==> flow/design.v <==
module ALU(A, B, op, zero, out);
	input signed[31:0] A, B;
	input[2:0] op;
	output zero;
	output[31:0] out;
	assign out = (op==3'b000) ? A + B:
			(op==3'b001) ? A - B:
			(op==3'b010) ? A & B:
			(op==3'b011) ? A | B:
			(op==3'b100) ? A ^ B:
			(op==3'b101) ? ((A < B)? 1 : 0) : 0;
	assign zero = ~|out;
endmodule
module adder32bit(A, B, out);
	input[31:0] A, B;
	output[31:0] out;
	assign out = A + B;
endmodule
module controller(op, func3, func7, regWrite, resultSrc, memWrite, jal, branch, jalr, ALUControl, ALUSrc, immSrc);
	input[6:0] op, func7;
	input[2:0] func3;
	output reg[2:0] ALUControl, immSrc;
	output reg[1:0] resultSrc;
	output reg memWrite, jal, branch, jalr, ALUSrc, regWrite;
	parameter[6:0] RTYPE = 7'b0110011, ITYPE = 7'b0010011, STYPE = 7'b0100011, JTYPE = 7'b1101111,
		 BTYPE = 7'b1100011, UTYPE = 7'b0110111, LWTYPE = 7'b0000011, JALRTYPE = 7'b1100111;
	parameter[9:0] ADD = 10'b0000000000, SUB = 10'b0100000000, AND = 10'b0000000111, OR = 10'b0000000110, SLT = 10'b0000000010;
	parameter[2:0] LW = 3'b010, ADDI = 3'b000, XORI = 3'b100, ORI = 3'b110, SLTI = 3'b010, JALR = 3'b000, 
			SW = 3'b010,
			BEQ = 3'b000, BNE = 3'b001, BLT = 3'b100, BGE = 3'b101; 
	always@(op, func3, func7)
	begin
		{regWrite, resultSrc, memWrite, jal, branch, jalr, ALUControl, ALUSrc, immSrc} = 14'b0;
		case(op)
			RTYPE:
			begin
				{regWrite, resultSrc, memWrite, jal, branch, jalr, ALUSrc} = 8'b1000_0000;
				case({func7, func3})
					ADD: ALUControl = 3'b000;
					SUB: ALUControl = 3'b001;
					AND: ALUControl = 3'b010;
					OR: ALUControl = 3'b011;
					SLT: ALUControl = 3'b101;
				endcase
			end
			ITYPE:
			begin
				{regWrite, resultSrc, memWrite, jal, branch, jalr, ALUSrc, immSrc} = 11'b1000_0001_000;
				case(func3)
					ADDI: ALUControl = 3'b000;
					XORI: ALUControl = 3'b100;
					ORI: ALUControl = 3'b011;
					SLTI: ALUControl = 3'b101;
				endcase
			end
			STYPE: {regWrite, memWrite, jal, branch, jalr, ALUControl, ALUSrc, immSrc} = 12'b0100_0000_1001;
			JTYPE: {regWrite, resultSrc, memWrite, jal, branch, jalr, immSrc} = 10'b1100_1000_10;
			BTYPE: 
			begin
				{regWrite, memWrite, jal, branch, jalr, ALUSrc, immSrc} = 9'b0001_0001_1;
				case(func3)
					BEQ:
					begin
						ALUControl <= 3'b001;
					end
					BNE:
					begin
						ALUControl <= 3'b001;
					end
					BLT:
					begin
						ALUControl <= 3'b101;
					end
					BGE:
					begin
						ALUControl <= 3'b101;
					end
				endcase
			end
			UTYPE: {regWrite, resultSrc, memWrite, jal, branch, jalr, immSrc} = 10'b1110_0001_00;
			LWTYPE: {regWrite, resultSrc, memWrite, jal, branch, jalr, ALUControl, ALUSrc, immSrc} = 14'b1010_0000_0010_00;
			JALRTYPE: {regWrite, resultSrc, memWrite, jal, branch, jalr, ALUControl, ALUSrc, immSrc} = 14'b1100_0010_0010_00;
		endcase
	end
endmodule
module decoder(jalr, jal, branch, zero, LSB, func3, PCSrc);
	input jalr, jal, branch, zero, LSB;
	input[2:0] func3;
	output reg[1:0] PCSrc;
	parameter[2:0] BEQ = 3'b000, BNE = 3'b001, BLT = 3'b100, BGE = 3'b101;
	always@(jalr, jal, branch, zero, LSB, func3)
	begin
		if(jal)
			PCSrc = 2'b01;
		else if(jalr)
			PCSrc = 2'b10;
		else if(branch)
		begin
			case(func3)
				BEQ: PCSrc = zero ? 2'b01 : 2'b00;
				BNE: PCSrc = zero ? 2'b00 : 2'b01;
				BLT: PCSrc = LSB ? 2'b01 : 2'b00;
				BGE: PCSrc = LSB ? 2'b00 : 2'b01;
				default: PCSrc = 2'b00;
			endcase
		end
		else
			PCSrc = 2'b00;
	end
endmodule
module FDReg(clk, en, clr, instRF, PCF, PCPlus4F, instRD, PCD, PCPlus4D);
	input clk, en, clr;
	input[31:0] instRF, PCF, PCPlus4F;
	output reg[31:0] instRD, PCD, PCPlus4D;
	always@(posedge clk)
	begin
		if(clr)
			{instRD, PCD, PCPlus4D} <= 96'b0;
		else if(~en) 
			{instRD, PCD, PCPlus4D} <= {instRF, PCF, PCPlus4F};
		else
			{instRD, PCD, PCPlus4D} <= {instRD, PCD, PCPlus4D};
	end
endmodule
module DEReg(clk, clr, regWriteD, resultSrcD, memWriteD, jalD, branchD, jalrD, ALUControlD, ALUSrcD,func3D ,RD1D, RD2D, PCD, RS1D, RS2D, RDD,
		immExtD, PCPlus4D, regWriteE, resultSrcE, memWriteE, jalE, branchE, jalrE, ALUControlE, ALUSrcE, func3E, RD1E, RD2E, PCE, RS1E,
		RS2E, RDE, immExtE, PCPlus4E);
	input clk, clr;
	input regWriteD;
	input[1:0] resultSrcD;
	input memWriteD, jalD, branchD, jalrD;
	input[2:0] ALUControlD;
	input ALUSrcD;
	input[2:0] func3D;
	input[31:0] RD1D, RD2D, PCD;
	input[4:0] RS1D, RS2D, RDD;
	input[31:0] immExtD, PCPlus4D;
	output reg regWriteE;
	output reg[1:0] resultSrcE;
	output reg memWriteE, jalE, branchE, jalrE;
	output reg[2:0] ALUControlE;
	output reg ALUSrcE;
	output reg[2:0] func3E;
	output reg[31:0] RD1E, RD2E, PCE;
	output reg[4:0] RS1E, RS2E, RDE;
	output reg[31:0] immExtE, PCPlus4E;
	always@(posedge clk)
	begin
		if(clr)
			{regWriteE, resultSrcE, memWriteE, jalE, branchE, jalrE, ALUControlE, ALUSrcE, func3E, RD1E, RD2E, PCE, RS1E, RS2E,
			RDE, immExtE, PCPlus4E} <= 0;
		else
			{regWriteE, resultSrcE, memWriteE, jalE, branchE, jalrE, ALUControlE, ALUSrcE, func3E, RD1E, RD2E, PCE, RS1E, RS2E, RDE,
			immExtE, PCPlus4E} <= {regWriteD, resultSrcD, memWriteD, jalD, branchD, jalrD, ALUControlD, ALUSrcD, func3D, RD1D, RD2D,
			PCD, RS1D, RS2D, RDD, immExtD, PCPlus4D};
	end
endmodule
module EMReg(clk, rst, regWriteE, resultSrcE, memWriteE, ALUResultE, writeDataE, RDE, immExtE, PCPlus4E, regWriteM, resultSrcM, memWriteM,
		ALUResultM, writeDataM, RDM, immExtM, PCPlus4M);
	input clk, rst;
	input regWriteE;
	input[1:0] resultSrcE;
	input memWriteE;
	input[31:0] ALUResultE, writeDataE;
	input[4:0] RDE;
	input[31:0] immExtE, PCPlus4E;
	output reg regWriteM;
	output reg[1:0] resultSrcM;
	output reg memWriteM;
	output reg[31:0] ALUResultM, writeDataM;
	output reg[4:0] RDM;
	output reg[31:0] immExtM, PCPlus4M;
	always@(posedge clk)
	begin
		if(rst)
			{regWriteM, resultSrcM, memWriteM} <= 0;
		else
		{regWriteM, resultSrcM, memWriteM, ALUResultM, writeDataM, RDM, immExtM, PCPlus4M} <= {regWriteE, resultSrcE, memWriteE,
		ALUResultE, writeDataE, RDE, immExtE, PCPlus4E};
	end
endmodule
module MWReg(clk, rst, regWriteM, resultSrcM, ALUResultM, readDataM, RDM, immExtM, PCPlus4M, regWriteW, resultSrcW, ALUResultW, readDataW, RDW,
		immExtW, PCPlus4W);
	input clk, rst;
	input regWriteM;
	input[1:0] resultSrcM;
	input[31:0] ALUResultM, readDataM;
	input[4:0] RDM;
	input[31:0] immExtM, PCPlus4M;
	output reg regWriteW;
	output reg[1:0] resultSrcW;
	output reg[31:0] ALUResultW, readDataW;
	output reg[4:0] RDW;
	output reg[31:0] immExtW, PCPlus4W;
	always@(posedge clk)
	begin
		if(rst)
			{regWriteW, resultSrcW} <= 0;
		else
		{regWriteW, resultSrcW, ALUResultW, readDataW, RDW, immExtW, PCPlus4W} <= {regWriteM, resultSrcM, ALUResultM, readDataM, RDM,
		immExtM, PCPlus4M};
	end
endmodule
module hazardUnit(RS1D, RS2D, RS1E, RS2E, RDE, PCSrcE, resultSrcE, RDM, regWriteM, RDW, regWriteW, resultSrcM, resultSrcW, stallF, stallD, flushD, flushE, forwardAE,
		forwardBE);
	input[4:0] RS1D, RS2D, RS1E, RS2E, RDE;
	input[1:0] PCSrcE, resultSrcE;
	input[4:0] RDM;
	input regWriteM;
	input[4:0] RDW;
	input regWriteW;
	input[1:0] resultSrcM, resultSrcW;
	output reg stallF, stallD, flushD, flushE;
	output reg[1:0] forwardAE, forwardBE;
	reg lwStall;
	always@(RS1D, RS2D, RS1E, RS2E, RDE, PCSrcE, resultSrcE, RDM, regWriteM, RDW, regWriteW, resultSrcM, resultSrcW)
	begin
		{stallF, stallD, flushD, flushE, forwardAE, forwardBE} = 0; 
		if(RS1E == RDM && resultSrcM==2'b11 && RS1E!=0)
			forwardAE = 2'b11;
		else if (((RS1E == RDM) && regWriteM) && RS1E!=0)
			forwardAE = 2'b10;
		else if ((RS1E == RDW && regWriteW && RS1E!=0) || (RS1E == RDW && resultSrcW==2'b11 && RS1E!=0))
			forwardAE = 2'b01;
		else
			forwardAE = 2'b00;
		if(RS2E == RDM && resultSrcM==2'b11 && RS2E!=0)
			forwardBE = 2'b11;
		else if (((RS2E == RDM) && regWriteM) && RS2E!=0)
			forwardBE = 2'b10;
		else if ((RS2E == RDW && regWriteW && RS2E!=0) || (RS2E == RDW && resultSrcW==2'b11 && RS2E!=0))
			forwardBE = 2'b01;
		else
			forwardBE = 2'b00;
		if(((RS1D == RDE) || (RS2D == RDE)) && (resultSrcE == 2'b01))
			lwStall = 1'b1;
		else
			lwStall = 1'b0;
		{stallF, stallD} = {lwStall, lwStall};
		if(PCSrcE != 2'b00)
			flushD = 1'b1;
		else
			flushD = 1'b0;
		if(PCSrcE != 2'b00 || lwStall == 1)
			flushE = 1'b1;
		else
			flushE = 1'b0;
	end
endmodule
module immExtend(in, immSrc, out);
	input[31:7] in;
	input[2:0] immSrc;
	output[31:0] out;
	assign out = (immSrc == 3'b000) ? {{20{in[31]}}, in[31:20]}:
		(immSrc == 3'b001) ? {{20{in[31]}}, in[31:25], in[11:7]}:
		(immSrc == 3'b010) ? {{12{in[31]}}, in[31], in[19:12], in[20], in[30:21], 1'b0}:
		(immSrc == 3'b011) ? {{19{in[31]}}, in[31], in[7], in[30:25], in[11:8], 1'b0}:
		(immSrc == 3'b100) ? {in[31:12], 12'b0}:
		32'b0;
endmodule
module mux2to1(i0, i1, sel, out);
	input[31:0] i0, i1;
	input sel;
	output[31:0] out;
	assign out = (sel==1'b0) ? i0:
			(sel==1'b1) ? i1 : 0;
endmodule
module mux3to1(i0, i1, i2, sel, out);
	input[31:0] i0, i1, i2;
	input[1:0] sel;
	output[31:0] out;
	assign out = (sel==2'b00) ? i0:
			(sel==2'b01) ? i1:
			(sel==2'b10) ? i2: 0;
endmodule
module mux4to1(i0, i1, i2, i3, sel, out);
	input[31:0] i0, i1, i2, i3;
	input[1:0] sel;
	output[31:0] out;
	assign out = (sel==2'b00) ? i0:
			(sel==2'b01) ? i1:
			(sel==2'b10) ? i2:
			(sel==2'b11) ? i3: 0;
endmodule
module reg32bit(in, clk, rst, en, out);
	input[31:0] in;
	input clk, rst, en;
	output reg[31:0] out;
	always@(posedge clk)
	begin
		if(rst)
			out <= 32'b0;
		else if(~en)
			out <= in;
		else
			out <= out;
	end
endmodule
module regFile(A1, A2, A3, WD, regWrite, clk, RD1, RD2);
	input[4:0] A1, A2, A3;
	input[31:0] WD;
	input regWrite, clk;
	output[31:0] RD1, RD2;
	reg[31:0] mem[0:31];
	assign RD1 = (A1 == 5'b0) ? 32'b0 : mem[A1];
	assign RD2 = (A2 == 5'b0) ? 32'b0 : mem[A2];
	always@(negedge clk) 
	begin
		if(regWrite && A3!=32'b0)
			mem[A3] <= WD;
		else
			mem[A3] <= mem[A3];
	end
endmodule
module dataPath(clk, rst, instRF, readDataM, PCFOut, ALUResultMOut, writeDataMOut, memWriteMOut, regWriteD, resultSrcD, memWriteD, jalD, branchD, jalrD, ALUControlD, ALUSrcD, immSrcD, stallF, stallD, flushD, 
		flushE, forwardAE, forwardBE, op, func3, func7, RS1DOut, RS2DOut, RS1EOut, RS2EOut, RDEOut, PCSrcEOut, resultSrcEOut,
		RDMOut, regWriteMOut, RDWOut, regWriteWOut, resultSrcMOut, resultSrcWOut);
	input clk, rst;
	input[31:0] instRF, readDataM;
	output[31:0] PCFOut, ALUResultMOut, writeDataMOut;
	output memWriteMOut;
	input regWriteD;
	input[1:0] resultSrcD;
	input memWriteD, jalD, branchD, jalrD;
	input[2:0] ALUControlD;
	input ALUSrcD;
	input[2:0] immSrcD;
	input stallF, stallD, flushD, flushE;
	input[1:0] forwardAE, forwardBE;
	output[6:0] op;
	output[2:0] func3;
	output[6:0] func7;
	output[4:0] RS1DOut, RS2DOut;
	output[4:0] RS1EOut, RS2EOut, RDEOut;
	output[1:0] PCSrcEOut, resultSrcEOut;
	output[4:0] RDMOut;
	output regWriteMOut;
	output[4:0] RDWOut;
	output regWriteWOut;
	output[1:0] resultSrcMOut, resultSrcWOut;
	wire[31:0] PCFNext, PCF, PCPlus4F;
	wire[31:0] instRD;
	wire[2:0] func3D; 
	wire[31:0] RD1D, RD2D, PCD;
	wire[4:0] RS1D, RS2D, RDD; 
	wire[31:0] immExtD, PCPlus4D;
	wire regWriteE;
	wire[1:0] resultSrcE;
	wire memWriteE, jalE, branchE, jalrE;
	wire[2:0] ALUControlE;
	wire ALUSrcE;
	wire[2:0] func3E;
	wire[31:0] RD1E, RD2E, PCE;
	wire[4:0] RS1E, RS2E, RDE;
	wire[31:0] immExtE, PCPlus4E;
	wire[31:0] srcAE, srcBE, writeDataE, ALUResultE, PCTargetE;
	wire zeroE;
	wire regWriteM;
	wire[1:0] resultSrcM;
	wire memWriteM;
	wire[31:0] ALUResultM, writeDataM;
	wire[4:0] RDM;
	wire[31:0] immExtM, PCPlus4M;
	wire regWriteW;
	wire[1:0] resultSrcW;
	wire[31:0] ALUResultW, readDataW;
	wire[4:0] RDW;
	wire[31:0] immExtW, PCPlus4W, resultW;
	wire[1:0] PCSrcE;
	mux3to1 PCMux(PCPlus4F, PCTargetE, ALUResultE, PCSrcE, PCFNext);
	reg32bit PCReg(PCFNext, clk, rst, stallF, PCF);
	adder32bit addWith4(PCF, 4, PCPlus4F);
	FDReg myFDReg(clk, stallD, flushD | rst, instRF, PCF, PCPlus4F, instRD, PCD, PCPlus4D);
	regFile myRegFile(instRD[19:15], instRD[24:20], RDW, resultW, regWriteW, clk, RD1D, RD2D);
	immExtend myImmExt(instRD[31:7], immSrcD, immExtD);
	DEReg myDEReg(clk, flushE | rst, regWriteD, resultSrcD, memWriteD, jalD, branchD, jalrD, ALUControlD, ALUSrcD, func3D, RD1D, RD2D, PCD, RS1D,
			RS2D, RDD, immExtD, PCPlus4D, regWriteE, resultSrcE, memWriteE, jalE, branchE, jalrE, ALUControlE, ALUSrcE, func3E,
			RD1E, RD2E, PCE, RS1E, RS2E, RDE, immExtE, PCPlus4E);
	mux4to1 forwardAMux(RD1E, resultW, ALUResultM, immExtM, forwardAE, srcAE);
	mux4to1 forwardBMux(RD2E, resultW, ALUResultM, immExtM,forwardBE, writeDataE);
	mux2to1 srcBEMux(writeDataE, immExtE, ALUSrcE, srcBE);
	adder32bit addWithImm(PCE, immExtE, PCTargetE);
	ALU myALU(srcAE, srcBE, ALUControlE, zeroE, ALUResultE);
	EMReg myEMReg(clk, rst, regWriteE, resultSrcE, memWriteE, ALUResultE, writeDataE, RDE, immExtE, PCPlus4E, regWriteM, resultSrcM, memWriteM,
		ALUResultM, writeDataM, RDM, immExtM, PCPlus4M);
	MWReg myMWReg(clk, rst, regWriteM, resultSrcM, ALUResultM, readDataM, RDM, immExtM, PCPlus4M, regWriteW, resultSrcW, ALUResultW, readDataW,
			RDW, immExtW, PCPlus4W);
	mux4to1 resultMux(ALUResultW, readDataW, PCPlus4W, immExtW, resultSrcW, resultW);
	decoder DCD(jalrE, jalE, branchE, zeroE, ALUResultE[0], func3E, PCSrcE);
	assign func3D = instRD[14:12];
	assign RS1D = instRD[19:15];
	assign RS2D = instRD[24:20];
	assign RDD = instRD[11:7];
	assign op = instRD[6:0];
	assign func3 = instRD[14:12];
	assign func7 = instRD[31:25];
	assign PCFOut = PCF;
	assign ALUResultMOut = ALUResultM;
	assign writeDataMOut = writeDataM;
	assign memWriteMOut = memWriteM;
	assign RS1DOut = RS1D;
	assign RS2DOut = RS2D;
	assign RS1EOut = RS1E;
	assign RS2EOut = RS2E;
	assign RDEOut = RDE;
	assign PCSrcEOut = PCSrcE;
	assign resultSrcEOut = resultSrcE;
	assign RDMOut = RDM;
	assign regWriteMOut = regWriteM;
	assign RDWOut = RDW;
	assign regWriteWOut = regWriteW;
	assign resultSrcMOut = resultSrcM;
	assign resultSrcWOut = resultSrcW;
endmodule
module CPU(clk, rst, imem_addr, imem_rdata, dmem_addr, dmem_wdata, dmem_we, dmem_rdata);
	input clk, rst;
	output[31:0] imem_addr;
	input[31:0] imem_rdata;
	output[31:0] dmem_addr, dmem_wdata;
	output dmem_we;
	input[31:0] dmem_rdata;
	wire[4:0] RS1D, RS2D, RS1E, RS2E, RDE;
	wire[1:0] PCSrcE, resultSrcE;
	wire[4:0] RDM;
	wire regWriteM;
	wire[4:0] RDW;
	wire regWriteW, stallF, stallD, flushD, flushE;
	wire[1:0] forwardAE, forwardBE;
	wire[1:0] resultSrcM, resultSrcW;
	wire[6:0] op;
	wire[2:0] func3;
	wire[6:0] func7;
	wire regWrite;
	wire[1:0] resultSrc;
	wire memWrite, jal, branch, jalr;
	wire[2:0] ALUControl;
	wire ALUSrc;
	wire[2:0] immSrc;
	hazardUnit HU(RS1D, RS2D, RS1E, RS2E, RDE, PCSrcE, resultSrcE, RDM, regWriteM, RDW, regWriteW, resultSrcM, resultSrcW, stallF,
			stallD, flushD, flushE, forwardAE, forwardBE);
	dataPath DP(clk, rst, imem_rdata, dmem_rdata, imem_addr, dmem_addr, dmem_wdata, dmem_we, regWrite, resultSrc, memWrite, jal, branch, jalr, ALUControl, ALUSrc, immSrc, stallF, stallD, flushD, 
		flushE, forwardAE, forwardBE, op, func3, func7, RS1D, RS2D, RS1E, RS2E, RDE, PCSrcE, resultSrcE,
		RDM, regWriteM, RDW, regWriteW, resultSrcM, resultSrcW);
	controller CU(op, func3, func7, regWrite, resultSrc, memWrite, jal, branch, jalr, ALUControl, ALUSrc, immSrc);
endmodule
== Step by step through the tools: CPU ==
Tool output for the design above, in the order of the flow.
Lines are those of the file above, counted from 1.
Operators: Yosys type, input widths -> output width; for muxes data width and select width s.
Library cell names are shortened.
A cell with -- has no value.
Design
  top module: CPU
  clock: clk
  cell library: sky130hd
  timing corner: tt_025C_1v80

== Elaborated design ==
Counts by Yosys on the flattened word-level netlist (proc, flatten, opt, wreduce; memories kept). Print and check cells are left out. Cells with the same type and inputs are merged into one.
Yosys's memory passes give these memory sizes; they may raise the number of words (mostly to a power of two), join words into wider ones and drop unused or constant bits.
Cells by class
  add/subtract/negate cells: 4
  $mul: 0
  div/mod/pow operators: 0
  order comparisons: 1
  equality and inequality tests: 49
  shift-type cells: 0
  mux-type cells: 62
  bitwise logic cells: 6
  reduce/logical cells: 45
Operator list (number)
  $mux 32: 29
  $add 32x32->32: 2
  $add 32x3->32 const B: 1
  $sub 32x32->32: 1
  $lt 32x32->1: 1
  $and 32x32->32: 1
  $or 32x32->32: 1
  $xor 32x32->32: 1
  $reduce_or 32->1: 1
  $eq 5x5->1: 6
  $eq 3x3->1 const B: 8
  $pmux 3 s4: 2
  $eq 7x6->1 const B: 3
  $eq 7x7->1 const B: 3
  $eq 10x3->1 const B: 2
  $mux 1: 19
  $logic_and 1x1->1: 18
  $pmux 3 s3: 2
  $eq 2x2->1 const B: 8
  $eq 3x2->1 const B: 5
  $reduce_bool 5->1: 3
  $mux 2: 7
  $eq 3x1->1 const B: 4
  $logic_not 3->1: 4
  $eq 10x2->1 const B: 1
  $eq 10x9->1 const B: 1
  $eq 2x1->1 const B: 5
  $reduce_or 2->1: 5
Other operator kinds: 14; their cells: 23.
Storage and ports
  register bits: 526
  latch bits: 0
  RAM bits: 1024
  memory bits (read-only): 0
  word width x clocked read ports: 64
  memories kept: 1
  output and inout port bits: 97
Memory list
  DP.myRegFile.mem: depth 32, bits a word 32, rd ports 2, wr ports 1, RTL line 304  | reg[31:0] mem[0:31];

== Longest topological paths ==
Depth = most cells in a row (Yosys ltp): at word level without a register or memory, in the mapped netlist without a sequential cell, where the memories' decode and read muxes count.
Depth
  word-level depth: 32
  ABC_AREA: 0
  mapped depth: 32

== Netlist ==
Yosys stat after the flow's synthesis: flattened, memories mapped to cells. It holds for the ABC_AREA given above (unset counts as 0); a run with the other value may have another netlist.
Mapped netlist
  cell count: 4971
  synthesis area: 76037.9 um^2
  area of sequential cells: 45143.3 um^2
  flip-flop cells: 1610
  buffer cells: 352
Cell types
  edfxtp_1: number 1290, total area 3.87E+04 um^2
  mux4_2: number 673, total area 1.52E+04 um^2
  dfxtp_1: number 320, total area 6.41E+03 um^2
  ha_1: number 128, total area 1.6E+03 um^2
  nand2_1: number 349, total area 1.31E+03 um^2
  nor2_1: number 322, total area 1.21E+03 um^2
  a21oi_1: number 216, total area 1.08E+03 um^2
  clkbuf_1: number 262, total area 983.443 um^2
  mux2i_1: number 86, total area 860.826 um^2
  o21ai_0: number 119, total area 595.571 um^2
  xnor2_1: number 67, total area 586.813 um^2
  and2_1: number 92, total area 575.552 um^2
  inv_1: number 150, total area 563.04 um^2
  a211oi_1: number 53, total area 397.882 um^2
  o21a_1: number 46, total area 345.331 um^2
  nand3_1: number 65, total area 325.312 um^2
  xor2_1: number 37, total area 324.061 um^2
  a222oi_1: number 32, total area 320.307 um^2
Other cell types: 74; their cells: 664.
By module: a second synthesis without flattening, with its own total; a netlist apart from the flattened one above.
Unflattened totals
  cell total of the unflattened synthesis: 5143
  area (unflattened synthesis): 79742.7 um^2
Rows give one instance, submodules left out.
By module
  regFile: instances 1, cells 2289, area 47091.4 um^2
  ALU: instances 1, cells 876, area 5711.7 um^2
  DEReg: instances 1, cells 399, area 5647.9 um^2
  EMReg: instances 1, cells 142, area 4102.7 um^2
  MWReg: instances 1, cells 140, area 4076.4 um^2
  adder32bit: instances 2, cells 232, area 1720.4 um^2
  FDReg: instances 1, cells 310, area 3429.5 um^2
  mux4to1: instances 3, cells 39, area 814.5 um^2
  reg32bit: instances 1, cells 103, area 1163.6 um^2
  mux3to1: instances 1, cells 77, area 787.0 um^2
  mux2to1: instances 1, cells 36, area 544.3 um^2
  hazardUnit: instances 1, cells 67, area 500.5 um^2
  immExtend: instances 1, cells 67, area 411.6 um^2
  controller: instances 1, cells 47, area 334.1 um^2
Modules not listed: 3.

Record of 3 stored runs of the RTL-to-layout flow on CPU, platform sky130hd. The runs are unordered. Constraints: input delay and output delay 20% of the set period each, output load 0.01 pF.
"achieved clock period (ns)" is the run's clock period less its worst setup slack. It is reckoned from that one timing run; input and output delays stay at 20% of the period that was set.
"finish__power__total": no workload was simulated; the value follows from the tool's default switching activity.

Flow files of run 1
==> flow/run.sh <==
#!/bin/bash
# the make line also repeats the synthesis and layout settings of config.mk as NAME=value (left out here)
make -C /OpenROAD-flow-scripts/flow DESIGN_CONFIG=/design/flow/config.mk WORK_HOME=/design/flow/orfs CLKGATE_MAP_FILE= finish
==> flow/config.mk <==
export PLATFORM = sky130hd
export DESIGN_NAME = CPU
export DESIGN_NICKNAME = CPU
export VERILOG_FILES = /design/flow/design.v
export SDC_FILE = /design/flow/constraint.sdc
export NUM_CORES = 4
export LEC_CHECK = 0
export CAP_MARGIN = 0
export CELL_PAD_IN_SITES_DETAIL_PLACEMENT = 2
export CELL_PAD_IN_SITES_GLOBAL_PLACEMENT = 2
export CORE_MARGIN = 2
export CORE_UTILIZATION = 43
export CTS_CLUSTER_DIAMETER = 213
export CTS_CLUSTER_SIZE = 25
export GPL_ROUTABILITY_DRIVEN = 0
export GPL_TIMING_DRIVEN = 0
export HOLD_SLACK_MARGIN = 0.22
export MAX_ROUTING_LAYER = met4
export PLACE_DENSITY_LB_ADDON = 0.03
export SETUP_SLACK_MARGIN = 0.65
export SLEW_MARGIN = 35
export TNS_END_PERCENT = 15
==> flow/constraint.sdc <==
create_clock -name core_clock -period 7.93 [get_ports {clk}]
set_input_delay 1.5860 -clock core_clock [delete_from_list [all_inputs] [get_ports {clk}]]
set_output_delay 1.5860 -clock core_clock [all_outputs]
set_load 0.01 [all_outputs]

report of run 1
yosys chip area after synthesis (um^2): 76037.9
finish__design__die__area: 180213.0
finish__design__instance__utilization: 0.5299
finish__timing__setup__ws: -0.358
finish__timing__hold__ws: 0.414
finish__power__total: 2.111e-02
achieved clock period (ns): 8.288

Flow files of run 2
==> flow/run.sh <==
#!/bin/bash
# the make line also repeats the synthesis and layout settings of config.mk as NAME=value (left out here)
make -C /OpenROAD-flow-scripts/flow DESIGN_CONFIG=/design/flow/config.mk WORK_HOME=/design/flow/orfs CLKGATE_MAP_FILE= finish
==> flow/config.mk <==
export PLATFORM = sky130hd
export DESIGN_NAME = CPU
export DESIGN_NICKNAME = CPU
export VERILOG_FILES = /design/flow/design.v
export SDC_FILE = /design/flow/constraint.sdc
export NUM_CORES = 4
export LEC_CHECK = 0
export CAP_MARGIN = 40
export CELL_PAD_IN_SITES_DETAIL_PLACEMENT = 2
export CELL_PAD_IN_SITES_GLOBAL_PLACEMENT = 2
export CORE_ASPECT_RATIO = 1.89
export CORE_MARGIN = 2
export CORE_UTILIZATION = 43
export CTS_CLUSTER_DIAMETER = 213
export CTS_CLUSTER_SIZE = 25
export GPL_ROUTABILITY_DRIVEN = 0
export GPL_TIMING_DRIVEN = 0
export MAX_ROUTING_LAYER = met4
export MIN_ROUTING_LAYER = met2
export PLACE_DENSITY_LB_ADDON = 0.03
export SETUP_SLACK_MARGIN = 1.1
export SLEW_MARGIN = 5
export TNS_END_PERCENT = 15
==> flow/constraint.sdc <==
create_clock -name core_clock -period 7.93 [get_ports {clk}]
set_input_delay 1.5860 -clock core_clock [delete_from_list [all_inputs] [get_ports {clk}]]
set_output_delay 1.5860 -clock core_clock [all_outputs]
set_load 0.01 [all_outputs]

report of run 2: did not finish, route, GRT-0116

Flow files of run 3
==> flow/run.sh <==
#!/bin/bash
# the make line also repeats the synthesis and layout settings of config.mk as NAME=value (left out here)
make -C /OpenROAD-flow-scripts/flow DESIGN_CONFIG=/design/flow/config.mk WORK_HOME=/design/flow/orfs CLKGATE_MAP_FILE= finish
==> flow/config.mk <==
export PLATFORM = sky130hd
export DESIGN_NAME = CPU
export DESIGN_NICKNAME = CPU
export VERILOG_FILES = /design/flow/design.v
export SDC_FILE = /design/flow/constraint.sdc
export NUM_CORES = 4
export LEC_CHECK = 0
export CAP_MARGIN = 20
export CORE_MARGIN = 2
export CORE_UTILIZATION = 40
export SLEW_MARGIN = 20
==> flow/constraint.sdc <==
create_clock -name core_clock -period 16.8 [get_ports {clk}]
set_input_delay 3.3600 -clock core_clock [delete_from_list [all_inputs] [get_ports {clk}]]
set_output_delay 3.3600 -clock core_clock [all_outputs]
set_load 0.01 [all_outputs]

report of run 3
yosys chip area after synthesis (um^2): 76037.9
finish__design__die__area: 193600.0
finish__design__instance__utilization: 0.4785
finish__timing__setup__ws: 5.325
finish__timing__hold__ws: 0.385
finish__power__total: 1.061e-02
